==> flow/design.v <==
module Adder(
	input [31:0] in1,
	input [31:0] in2, 
	output [31:0] out);
	assign out = in1+in2;
endmodule 
module And(
	input a,
	input b,
	output c);
	assign c = a&b;
endmodule 
module BranchPC (
	input [31:0] pcPlus4,
	input [31:0] imm,
	output reg [31:0] branchPc);
	always @(pcPlus4 or imm) begin
		branchPc = pcPlus4 + (imm<<2);
	end
endmodule
module JumpPC(
	input [31:0] nextPc,
	input [31:0] inst,
	output reg [31:0] jumpPc);
	always @(nextPc or inst) begin
		jumpPc[1:0] = 2'b00;
		jumpPc[27:2] = inst[25:0];
		jumpPc[31:28] = nextPc[31:28];
	end 
endmodule 
module Mux5 (
	input [4:0] in1,
	input [4:0] in2, 
	input sel,
	output reg [4:0] out);
	always @(in1 or in2 or sel) begin
		if(sel == 0) begin out = in1; end
		else begin out = in2; end
	end
endmodule 
module Mux32 (
	input [31:0] in1,
	input [31:0] in2, 
	input sel,
	output reg [31:0] out);
	always @(in1 or in2 or sel) begin
		if(sel == 0) begin out = in1; end
		else begin out = in2; end
	end
endmodule 
module SignExtend16(
	input [15:0] in,
	output reg [31:0] out);
	always @(in) begin
		out[15:0] = in;
		out[31:16] = {16{in[15]}};
	end
endmodule
module ALU_Control(
	input [5:0] opcode,
	input [5:0] funct,
	output reg[5:0] CONTROL_ALU_BITS);
	always @(opcode or funct) begin
		case(opcode)
			6'b000000:  
				begin CONTROL_ALU_BITS = funct; end
			6'b001000:  
				begin CONTROL_ALU_BITS = 6'b100000; end
			6'b001001:  
				begin CONTROL_ALU_BITS = 6'b100001; end
			6'b001100:  
				begin CONTROL_ALU_BITS = 6'b100100; end
			6'b001101:  
				begin CONTROL_ALU_BITS = 6'b100101; end
			6'b001010:  
				begin CONTROL_ALU_BITS = 6'b101010; end
			6'b001011:  
				begin CONTROL_ALU_BITS = 6'b101011; end
			6'b001110:  
				begin CONTROL_ALU_BITS = 6'b100110; end
			6'b100000, 6'b100011, 6'b101000, 6'b101011:  
				begin CONTROL_ALU_BITS = 6'b100001; end
			6'b001111:  
				begin CONTROL_ALU_BITS = 6'b111000; end
			6'b000100:  
				begin CONTROL_ALU_BITS = 6'b110000; end
			6'b000101:  
				begin CONTROL_ALU_BITS = 6'b110001; end
			6'b000111:  
				begin CONTROL_ALU_BITS = 6'b110010; end
			6'b000110:  
				begin CONTROL_ALU_BITS = 6'b110011; end
			6'b000001:  
				begin CONTROL_ALU_BITS = funct; end
			default: CONTROL_ALU_BITS = 6'b111111;
		endcase
	end
endmodule
module ALU (
	input signed [31:0] in1,
	input signed [31:0] in2,
	input [5:0] CONTROL_ALU_BITS,
	output reg[31:0] out, 
	output reg zero);
	reg [31:0] unsigned_in1;
	reg [31:0] unsigned_in2;
	always @(in1 or in2 or CONTROL_ALU_BITS) begin
		unsigned_in1 = in1;
		unsigned_in2 = in2;
		out = 32'd0; zero = 1'b0;
		case(CONTROL_ALU_BITS) 
			6'b100000:    
				begin out = in1 + in2; zero = 1'b0; end
			6'b100001:    
				begin out = in1 + in2; zero = 1'b0; end 
			6'b100100:    
				begin out = in1 & in2; zero = 1'b0; end
			6'b100101:    
				begin out = in1 | in2; zero = 1'b0; end
			6'b100110:    
				begin out = in1 ^ in2; zero = 1'b0; end
			6'b100010:    
				begin out = in1 - in2; zero = 1'b0; end
			6'b100011:    
				begin out = in1 - in2; zero = 1'b0; end
			6'b000000, 6'b000100:    
				begin out = unsigned_in1 << unsigned_in2; zero = 1'b0; end
			6'b000011:    
				begin out = unsigned_in1 >> unsigned_in2; zero = 1'b0; end
			6'b000010:    
				begin out = unsigned_in1 >> unsigned_in2; zero = 1'b0; end
			6'b000110:    
				begin out = unsigned_in1 >> unsigned_in2; zero = 1'b0; end
			6'b101010:   
				begin if (in1<in2) begin out = 32'd1; end else begin out = 32'd0; end zero=1'b0; end
			6'b101011:    
				begin 
					if (unsigned_in1<unsigned_in2) begin out = 32'd1; end else begin out = 32'd0; end zero=1'b0; end
			6'b001000:  
				begin out = in1; zero=1'b0; end
			6'b111000:  
				begin out = {in2[15:0], 16'd0}; zero=1'b0; end
			6'b110000:  
				begin out = 32'd0; zero = in1 == in2; end
			6'b110001:  
				begin out = 32'd0; zero = in1 != in2; end
			6'b110010:  
				begin out = 32'd0; zero = in1 > 0; end
			6'b110011:  
				begin out = 32'd0; zero = in1 <= 0; end
			6'b110100:  
				begin out = 32'd0; zero = in1 >= 0; end
			6'b110101:  
				begin out = 32'd0; zero = in1 < 0; end
			default: begin out = 32'd0; zero = 1'b0; end
		endcase
	end
endmodule 
module RegisterFile(
	input Clk,
	input Rst,
	input [4:0] readReg1,
	input [4:0] readReg2,
	input [4:0] writeReg,
	input [31:0] writeData,
	input CONTROL_REG_WRITE,
	output reg[31:0] readData1,
	output reg[31:0] readData2);
	reg [31:0] memory[7:0];
	integer i;
	always @(posedge Clk) begin
		if (Rst) begin
			for (i = 0; i < 8; i = i + 1) memory[i] <= (i == 1) ? 32'h00000001 : 32'h00000000;
		end else if (CONTROL_REG_WRITE == 1) begin
			memory[writeReg[2:0]] <= writeData;
		end
	end
	always @(*) begin
		readData1 = memory[readReg1[2:0]];
		readData2 = memory[readReg2[2:0]];
	end
endmodule 
module Core
(
  input Clk,
  input Rst,
  input [31:0] instruction,
  input [31:0] regData1,
  input [31:0] regData2,
  input [31:0] ramOutput,
  output reg CONTROL_REG_WRITE,
  output reg CONTROL_MEM_READ,
  output reg CONTROL_MEM_WRITE,
  output reg CONTROL_BRANCH,
  output reg [4:0] readReg1,
  output reg [4:0] readReg2,
  output [4:0] writeReg,
  output [31:0] aluOutput,
  output [31:0] writeRegData,
  output reg [31:0] PC
);
	reg CONTROL_REG_DST, CONTROL_ALU_SRC, CONTROL_MEM_TO_REG;
	reg CONTROL_JUMP, CONTROL_JUMP_REGISTER, CONTROL_LINK;
	wire CONTROL_BRANCH_SELECT;
	wire [5:0] CONTROL_ALU_BITS;
	reg [5:0] funct;
	wire [31:0] aluInput1;
	wire [31:0] aluInput2;
	wire aluZero;
	wire [31:0] pcPlus4;
	wire [31:0] jumpPc;
	wire [31:0] branchPc;
	wire [31:0] afterBranchPc;
	wire [31:0] nextPc;
	wire [31:0] afterJumpPc;
	reg [5:0]opcode;reg [4:0]s;reg [4:0]t;reg [4:0]d;reg [15:0]immediate;reg [4:0] shift;
	wire [31:0] signExtendedImmediate;
	Mux5 writeRegMux(t, d, CONTROL_REG_DST, writeReg);
	Mux32 alu1Mux(regData1, 32'd0, 1'b0, aluInput1);
	Mux32 alu2Mux(regData2, signExtendedImmediate, CONTROL_ALU_SRC, aluInput2);
	SignExtend16 immSignExtend(immediate, signExtendedImmediate);
	ALU_Control aluControl(opcode, funct, CONTROL_ALU_BITS);
	ALU alu(aluInput1, aluInput2, CONTROL_ALU_BITS, aluOutput, aluZero);
	wire [31:0] tempPc = PC;
	wire [31:0] tempIns = instruction;
	Adder pcAdder(tempPc, 32'h00000004, pcPlus4);
	JumpPC gettingJumpPc(pcPlus4, tempIns, jumpPc);
	BranchPC gettingBranchPc(pcPlus4, signExtendedImmediate, branchPc);
	And branchAnd(aluZero, CONTROL_BRANCH, CONTROL_BRANCH_SELECT);
	Mux32 branchSelectPC(pcPlus4, branchPc, CONTROL_BRANCH_SELECT, afterBranchPc);
	Mux32 jumpSelectPC(afterBranchPc, jumpPc, CONTROL_JUMP, afterJumpPc);
	Mux32 jumpRegisterSelectPC(afterJumpPc, aluOutput, CONTROL_JUMP_REGISTER, nextPc);
	wire[31:0] afterMemOutput;
	Mux32 writeRegDataMux(aluOutput, ramOutput, CONTROL_MEM_TO_REG, afterMemOutput);
	Mux32 writeLinkPCMux(afterMemOutput, pcPlus4, CONTROL_LINK, writeRegData);
	always @(posedge Clk) begin
		if (Rst) PC <= 32'h00000000;
		else PC <= nextPc;
	end
	always @(*) begin
		opcode = instruction[31:26];
		s = instruction[25:21];
		readReg1 = instruction[25:21];
		readReg2 = instruction[20:16];
		t = instruction[20:16];
		d = instruction[15:11];
		immediate = instruction[15:0];
		shift = instruction[10:6];
		funct = instruction[5:0];
		CONTROL_REG_DST = 0;
		CONTROL_ALU_SRC = 0;
		CONTROL_REG_WRITE = 0;
		CONTROL_MEM_TO_REG = 0;
		CONTROL_MEM_READ = 0;
		CONTROL_MEM_WRITE = 0;
		CONTROL_BRANCH = 0;
		CONTROL_JUMP = 0;
		CONTROL_LINK = 0;
		CONTROL_JUMP_REGISTER = 0;
		case(opcode)
			6'b000000:  begin      
				CONTROL_REG_DST = 1;
				if(funct == 6'b001000) begin CONTROL_JUMP_REGISTER = 1'b1; CONTROL_REG_WRITE = 1'b0; end
				else begin CONTROL_JUMP_REGISTER = 1'b0; CONTROL_REG_WRITE = 1'b1; end
				end
			6'b001000, 6'b001001, 6'b001100, 6'b001101, 6'b001010, 6'b001011, 6'b001110:  begin      
				CONTROL_ALU_SRC = 1;
				CONTROL_REG_WRITE = 1;
				end
			6'b100000, 6'b100011: begin   
				CONTROL_ALU_SRC = 1;
				CONTROL_REG_WRITE = 1;
				CONTROL_MEM_TO_REG = 1;
				CONTROL_MEM_READ = 1;
				end
			6'b101000, 6'b101011: begin   
				CONTROL_ALU_SRC = 1;
				CONTROL_MEM_WRITE = 1;
				end
			6'b001111: begin   
				CONTROL_ALU_SRC = 1;
				CONTROL_REG_WRITE = 1;
				end
			6'b000010: begin   
				CONTROL_JUMP = 1;
				end
			6'b000011: begin  
				d = 5'h1f;
				CONTROL_REG_DST = 1;
				CONTROL_REG_WRITE = 1;
				CONTROL_JUMP = 1;
				CONTROL_LINK = 1;
				end
			6'b000100, 6'b000111, 6'b000110, 6'b000101: begin  
				CONTROL_BRANCH = 1;
				end
			6'b000001: begin  
				funct = 6'b111111;
				if (t==5'b00000) begin CONTROL_BRANCH = 1; funct=6'b110100; end
				if (t==5'b10000) begin CONTROL_BRANCH = 1; CONTROL_LINK = 1; CONTROL_REG_WRITE = 1; CONTROL_REG_DST = 1; d = 5'h1f; funct=6'b110100; end
				if (t==5'b00001) begin CONTROL_BRANCH = 1; funct=6'b110101; end
				if (t==5'b10001) begin CONTROL_BRANCH = 1; CONTROL_LINK = 1; CONTROL_REG_WRITE = 1; CONTROL_REG_DST = 1; d = 5'h1f; funct=6'b110101; end
				end
			default: ;
		endcase
	end
endmodule
module mips_cpu (
  input         clk,
  input         rst,
  output [31:0] imem_addr,
  input  [31:0] imem_rdata,
  output [31:0] dmem_addr,
  output [31:0] dmem_wdata,
  output        dmem_we,
  output        dmem_re,
  input  [31:0] dmem_rdata,
  output        reg_we,
  output [4:0]  reg_waddr,
  output [31:0] reg_wdata
);
  wire [4:0] readReg1, readReg2;
  wire [31:0] regData1, regData2;
  wire branch;
  RegisterFile register(clk, rst, readReg1, readReg2, reg_waddr, reg_wdata, reg_we, regData1, regData2);
  Core core(clk, rst, imem_rdata, regData1, regData2, dmem_rdata, reg_we, dmem_re, dmem_we,
    branch, readReg1, readReg2, reg_waddr, dmem_addr, reg_wdata, imem_addr);
  assign dmem_wdata = regData2;
endmodule
Tool chain data of mips_cpu
The steps from the RTL of mips_cpu to its reports follow in flow order.
Line numbers count from 1 in the design file above.
Cell names lack the library's common part.
{ "inputs": {"design": "mips_cpu", "clock_port": "clk", "cell_library": "sky130hd", "corner": "tt_025C_1v80"} }

Elaborated design
Source: Yosys, flattened and elaborated, memories not mapped. Widths are those after wreduce; folded enables and synchronous resets count as part of the registers. Registers that Yosys merges into a memory's read port (data or address) are not register bits. Print and check cells do not count.
Memory sizes are those after Yosys's memory passes, which may raise the word count (mostly to a power of two), join words into wider ones and drop unused or constant bits.
{ "word_totals": {"regBits": 32, "ram_bits": 256, "n_memories": 1, "wordCells": 124} }
{ "classes": {"add_sub_neg": 4, "cmp": 6, "eq_ne": 46, "shifts": 2, "n_mux": 44, "logic": 4, "reduce_and_logical": 16} }
{ "mem_list": {"columns": ["memory", "size", "width", "line_no", "text"], "rows": [
  ["register.memory", 8, 32, 169, "reg [31:0] memory[7:0];"]
]} }
{ "ops": {"columns": ["operator", "count"], "rows": [
  ["case mux 32 bit (select 11 bit)", 1],
  ["2-to-1 mux 32 bit", 8],
  ["equality test 6 bit with constant B", 20],
  ["case mux 6 bit (select 13 bit)", 1],
  ["adder 32 bit", 2],
  ["< comparator 32 bit", 2],
  ["equality test 6 x 4 -> 1 bit with constant B", 10],
  ["equality test 6 x 3 -> 1 bit with constant B", 6],
  [">= comparator 32 x 1 -> 1 bit with constant B", 1],
  ["> comparator 32 x 1 -> 1 bit with constant B", 1],
  ["less-or-equal comparator 32 x 1 -> 1 bit with constant B", 1],
  ["< comparator 32 x 1 -> 1 bit with constant B", 1],
  ["adder 32 x 3 -> 32 bit with constant B", 1],
  ["subtractor 32 bit", 1],
  ["equality test 32 bit", 1],
  ["inequality test 32 bit", 1],
  ["AND 32 bit", 1],
  ["bitwise OR 32 bit", 1],
  ["bitwise XOR 32 bit", 1],
  ["<< shifter 32 x 32 -> 32 bit", 1],
  ["right shift 32 x 32 -> 32 bit", 1],
  ["equality test 6 x 2 -> 1 bit with constant B", 4],
  ["2-to-1 mux 1 bit", 18],
  ["OR reduction 2 bit", 8],
  ["2-to-1 mux 4 bit", 4],
  ["2-to-1 mux 5 bit", 3],
  ["OR reduction 12 bit", 1],
  ["logical NOT 6 bit", 2]
]} }
Other operator kinds: 15; their cells: 19.

Logic depth
Yosys ltp: most cells in a row. Word level: on the elaborated netlist, between registers, memories and ports. Mapped: between sequential cells and ports; inverters and the memories' decode and read muxes count.
{ "logic_depth": {"depth_word": 14, "abc_area": 0, "mapped_depth": 25, "depth_no_buf": 20} }

After synthesis
Source: synth_stat.txt of the flow (Yosys; design flattened, memories mapped). It holds for the ABC_AREA given above (unset counts as 0); a run with the other value may have another netlist.
Totals and module areas in this step are rounded.
{ "types": {"columns": ["type", "count", "area_total_um2"], "rows": [
  ["edfxtp_1", 256, 7.69E+03],
  ["mux4_2", 96, 2.16E+03],
  ["ha_1", 134, 1.68E+03],
  ["nor2_1", 377, 1.42E+03],
  ["a21oi_1", 197, 985.946],
  ["mux2i_1", 95, 950.912],
  ["o21ai_0", 184, 920.883],
  ["mux2_2", 77, 867.082],
  ["nand2_1", 229, 859.574],
  ["dfxtp_1", 32, 640.614],
  ["o211ai_1", 85, 638.112],
  ["clkbuf_1", 161, 604.33],
  ["nand3_1", 115, 575.552],
  ["and2_1", 81, 506.736],
  ["nor3_1", 86, 430.413],
  ["inv_1", 107, 401.635],
  ["xnor2_1", 44, 385.37],
  ["a211oi_1", 46, 345.331]
]} }
Other cell types: 88; their cells: 851.
{ "mapped": {"mapped_cells": 3253, "yosys_area_um2": 28660, "sequential_area_um2": 8328, "ff_cells": 288, "n_buf": 255} }
By module: a second synthesis without flattening, with its own total; a netlist apart from the flattened one above.
{ "hier_totals": {"hier_cells": 3166, "hier_area_um2": 31920} }
Rows give one instance, submodules left out.
{ "by_module": {"columns": ["mod", "instances", "cells", "mod_area_um2", "seq_area_um2"], "rows": [
  ["RegisterFile", 1, 843, 13640, 7687],
  ["ALU", 1, 1404, 9303, 0.0],
  ["Mux32", 7, 36, 544.3, 0.0],
  ["BranchPC", 1, 225, 1585, 0.0],
  ["Adder", 1, 202, 1499, 0.0],
  ["Core", 1, 125, 1224, 640.6],
  ["ALU_Control", 1, 44, 310.3, 0.0],
  ["JumpPC", 1, 33, 244.0, 0.0],
  ["SignExtend16", 1, 32, 240.2, 0.0],
  ["Mux5", 1, 5, 56.3, 0.0],
  ["And", 1, 1, 6.3, 0.0],
  ["mips_cpu", 1, 0, 0.0, 0.0]
]} }

Worst setup path after synthesis
Path of least setup slack by OpenSTA after synthesis, without wires, with an ideal clock, recovery checks aside; 20% of the period is set as input and as output delay. Where synthesis merged equal registers, the netlist keeps one of their names.
{ "synth_path": {"path_kind": "input to output", "start": "input imem_rdata[16]", "end": "output reg_wdata[26]", "period_ns": 10.5, "output_delay_ns": 2.100, "arrival_time_ns": 7.435, "path_slack_ns": 0.965, "delay_ns": 5.335, "driving_pins": 22, "synth_period_reached_ns": 9.535} }
"delay_ns" is the arrival time less input delay plus setup time.
At an output port there is no setup time.
"driving_pins": output pins that drive a net of the path, with the launching flip-flop's if there is one; two outputs of one cell count as two.
"synth_period_reached_ns" is the clock period less the worst setup slack; recovery checks do not enter. This is arithmetic on one report: input and output delays are still those of the set period (20% each).
The rows between start and end are the longest chain of elaborated cells between them; the timing report does not say that the signal goes this way. Where chains are equally long, one stands for them.
A line is the first line of the expression or statement that the cell stems from. Yosys adds cells for indexed reads and writes and turns some case tables into memories.
{ "synth_via": {"cell_sequence": "buf_6 buf_6 buf_4 buf_4 buf_4 mux4_2 mux2i_1 nand2_1 o21ai_0 clkbuf_1 ha_1 clkbuf_1 a21oi_1 o31a_1 nand3b_1 a2111oi_0 o211ai_1 a221oi_1 mux2_2 a211o_1 mux2i_1 nand2_1", "elab_chain_len": 12, "cells_between": 45} }
{ "synth_lines": {"columns": ["element", "line_no", "text"], "rows": [
  ["start: declaration", 312, "input  [31:0] imem_rdata,"],
  ["logical NOT 5 bit", 299, "if (t==5'b00000) begin CONTROL_BRANCH = 1; funct=6'b110100; end"],
  ["2-to-1 mux 4 bit", 299, null],
  ["2-to-1 mux 4 bit", 300, "if (t==5'b10000) begin CONTROL_BRANCH = 1; CONTROL_LINK = 1; CONTROL_REG_WRITE = 1; CONTROL_REG_DST = 1; d = 5 ..."],
  ["2-to-1 mux 4 bit", 301, "if (t==5'b00001) begin CONTROL_BRANCH = 1; funct=6'b110101; end"],
  ["2-to-1 mux 4 bit", 302, "if (t==5'b10001) begin CONTROL_BRANCH = 1; CONTROL_LINK = 1; CONTROL_REG_WRITE = 1; CONTROL_REG_DST = 1; d = 5 ..."],
  ["2-to-1 mux 6 bit", 260, "case(opcode)"],
  ["case mux 6 bit (select 13 bit)", 64, "case(opcode)"],
  ["equality test 6 x 3 -> 1 bit", 111, "case(CONTROL_ALU_BITS)"],
  ["OR reduction 3 bit", null, null],
  ["case mux 32 bit (select 11 bit)", 111, null],
  ["2-to-1 mux 32 bit (2 in a row)", 47, "if(sel == 0) begin out = in1; end"],
  ["end: declaration", 320, "output [31:0] reg_wdata"]
]} }
Some nets on the timed path still bear RTL names; the line given drives or declares the net.
{ "synth_nets": {"columns": ["signal", "line_no"], "rows": [
  ["dmem_addr[26]", 111]
]} }

Worst path after layout
Path of least setup slack in the final report of run A (OpenROAD, finished layout, wires in). Where an end is a register, its clock arrival counts in the times.
{ "layout_path": {"path_kind": "input to output", "start": "input imem_rdata[22]", "end": "output reg_wdata[22]", "period_ns": 15.7, "output_delay_ns": 3.14, "arrival_time_ns": 8.83, "path_slack_ns": 3.73, "driving_pins": 14} }
The rows between start and end are the longest chain of elaborated cells between them; the timing report does not say that the signal goes this way. Where chains are equally long, one stands for them.
A memory read counts as a cell of the chain, while the word-level depth stops at memories.
{ "layout_via": {"cell_sequence": "buf_12 buf_6 mux4_2 mux2_2 inv_1 o21ai_0 a32oi_1 o221ai_1 nor4_1 a221oi_2 or3_1 mux2i_4 nand2_2 clkdlybuf4s50_1", "elab_chain_len": 5, "cells_between": 11} }
{ "layout_lines": {"columns": ["element", "line_no", "text"], "rows": [
  ["start: declaration", 312, "input  [31:0] imem_rdata,"],
  ["memory (8 x 32 bit)", 169, "reg [31:0] memory[7:0];"],
  ["subtractor 32 bit", 125, "begin out = in1 - in2; zero = 1'b0; end"],
  ["case mux 32 bit (select 11 bit)", 111, "case(CONTROL_ALU_BITS)"],
  ["2-to-1 mux 32 bit (2 in a row)", 47, "if(sel == 0) begin out = in1; end"],
  ["end: declaration", 320, "output [31:0] reg_wdata"]
]} }

Measured data: module mips_cpu, platform sky130hd, 4 stored runs of the flow under differing settings, order arbitrary. Input and output delays are each 20% of the period that was set; the output load is 0.01 pF.
"achieved_clock_period_ns" = clock period - worst setup slack. The figure is calculated, with input and output delays left at 20% of the set period.
"worst_path_allowed_less_slack_ns" = time allowed to the worst setup path (clock period - input delay - output delay, where it has them) - its slack; a late launch clock adds to it, a late capture clock takes from it.
"power.total_uw" rests on the timing tool's default activity at the inputs, not on a simulated workload.
Values from the reports are rounded here.
[
  {
    "run": "run A",
    "settings": { "CORE_ASPECT_RATIO": 0.77, "CORE_MARGIN": 2, "CORE_UTILIZATION": 18, "CTS_CLUSTER_SIZE": 85, "HOLD_SLACK_MARGIN": -0.01, "MAX_ROUTING_LAYER": "met4", "PLACE_DENSITY_LB_ADDON": 0.17, "SETUP_SLACK_MARGIN": 3.77, "SLEW_MARGIN": 15, "period_ns": 15.7, "CAP_MARGIN": 20 },
    "results": { "worst_path_allowed_less_slack_ns": 5.69, "critical_path_type": "input to output", "synthArea_um2": 28660, "worst_setup_slack_ns": 3.726, "util_pct": 22.8, "post_route_stdcell_area_um2": 36070, "holdWs_ns": 0.671, "die_um2": 162500, "achieved_clock_period_ns": 11.974, "power.total_uw": 3217, "total_negative_slack_ns": 0.000 }
  },
  {
    "run": "run B",
    "settings": { "CAP_MARGIN": 20, "CELL_PAD_IN_SITES_DETAIL_PLACEMENT": 2, "CELL_PAD_IN_SITES_GLOBAL_PLACEMENT": 1, "CORE_MARGIN": 5, "CORE_UTILIZATION": 37, "CTS_CLUSTER_DIAMETER": 180, "GPL_ROUTABILITY_DRIVEN": 0, "GPL_TIMING_DRIVEN": 0, "MAX_ROUTING_LAYER": "met4", "MIN_ROUTING_LAYER": "met1", "PLACE_DENSITY_LB_ADDON": 0.19, "SLEW_MARGIN": 40, "period_ns": 12.7 },
    "results": { "worst_path_allowed_less_slack_ns": 7.88, "critical_path_type": "input to output", "synthArea_um2": 28660, "worst_setup_slack_ns": -0.265, "util_pct": 44.3, "post_route_stdcell_area_um2": 34180, "holdWs_ns": 0.710, "die_um2": 83140, "achieved_clock_period_ns": 12.965, "power.total_uw": 4011, "total_negative_slack_ns": -0.937 }
  },
  {
    "run": "run C",
    "settings": { "CELL_PAD_IN_SITES_DETAIL_PLACEMENT": 1, "CORE_UTILIZATION": 68, "CTS_CLUSTER_DIAMETER": 207, "CTS_CLUSTER_SIZE": 21, "GPL_ROUTABILITY_DRIVEN": 0, "GPL_TIMING_DRIVEN": 1, "MAX_ROUTING_LAYER": "met5", "PLACE_DENSITY_LB_ADDON": 0.27, "SETUP_SLACK_MARGIN": 3.05, "period_ns": 16.5, "CAP_MARGIN": 20, "CORE_MARGIN": 2, "SLEW_MARGIN": 20 },
    "outcome": "incomplete, placement halted on DPL-0033"
  },
  {
    "run": "run D",
    "settings": { "ABC_AREA": 1, "CAP_MARGIN": 20, "CELL_PAD_IN_SITES_DETAIL_PLACEMENT": 2, "CELL_PAD_IN_SITES_GLOBAL_PLACEMENT": 1, "CORE_ASPECT_RATIO": 1.35, "CORE_MARGIN": 5, "CORE_UTILIZATION": 37, "CTS_CLUSTER_DIAMETER": 296, "GPL_ROUTABILITY_DRIVEN": 1, "GPL_TIMING_DRIVEN": 0, "HOLD_SLACK_MARGIN": 0.07, "MAX_ROUTING_LAYER": "met5", "MIN_ROUTING_LAYER": "met1", "PLACE_DENSITY": 0.79, "SLEW_MARGIN": 40, "TNS_END_PERCENT": 60, "period_ns": 14.6 },
    "outcome": "incomplete, routing halted on GRT-0116"
  }
]
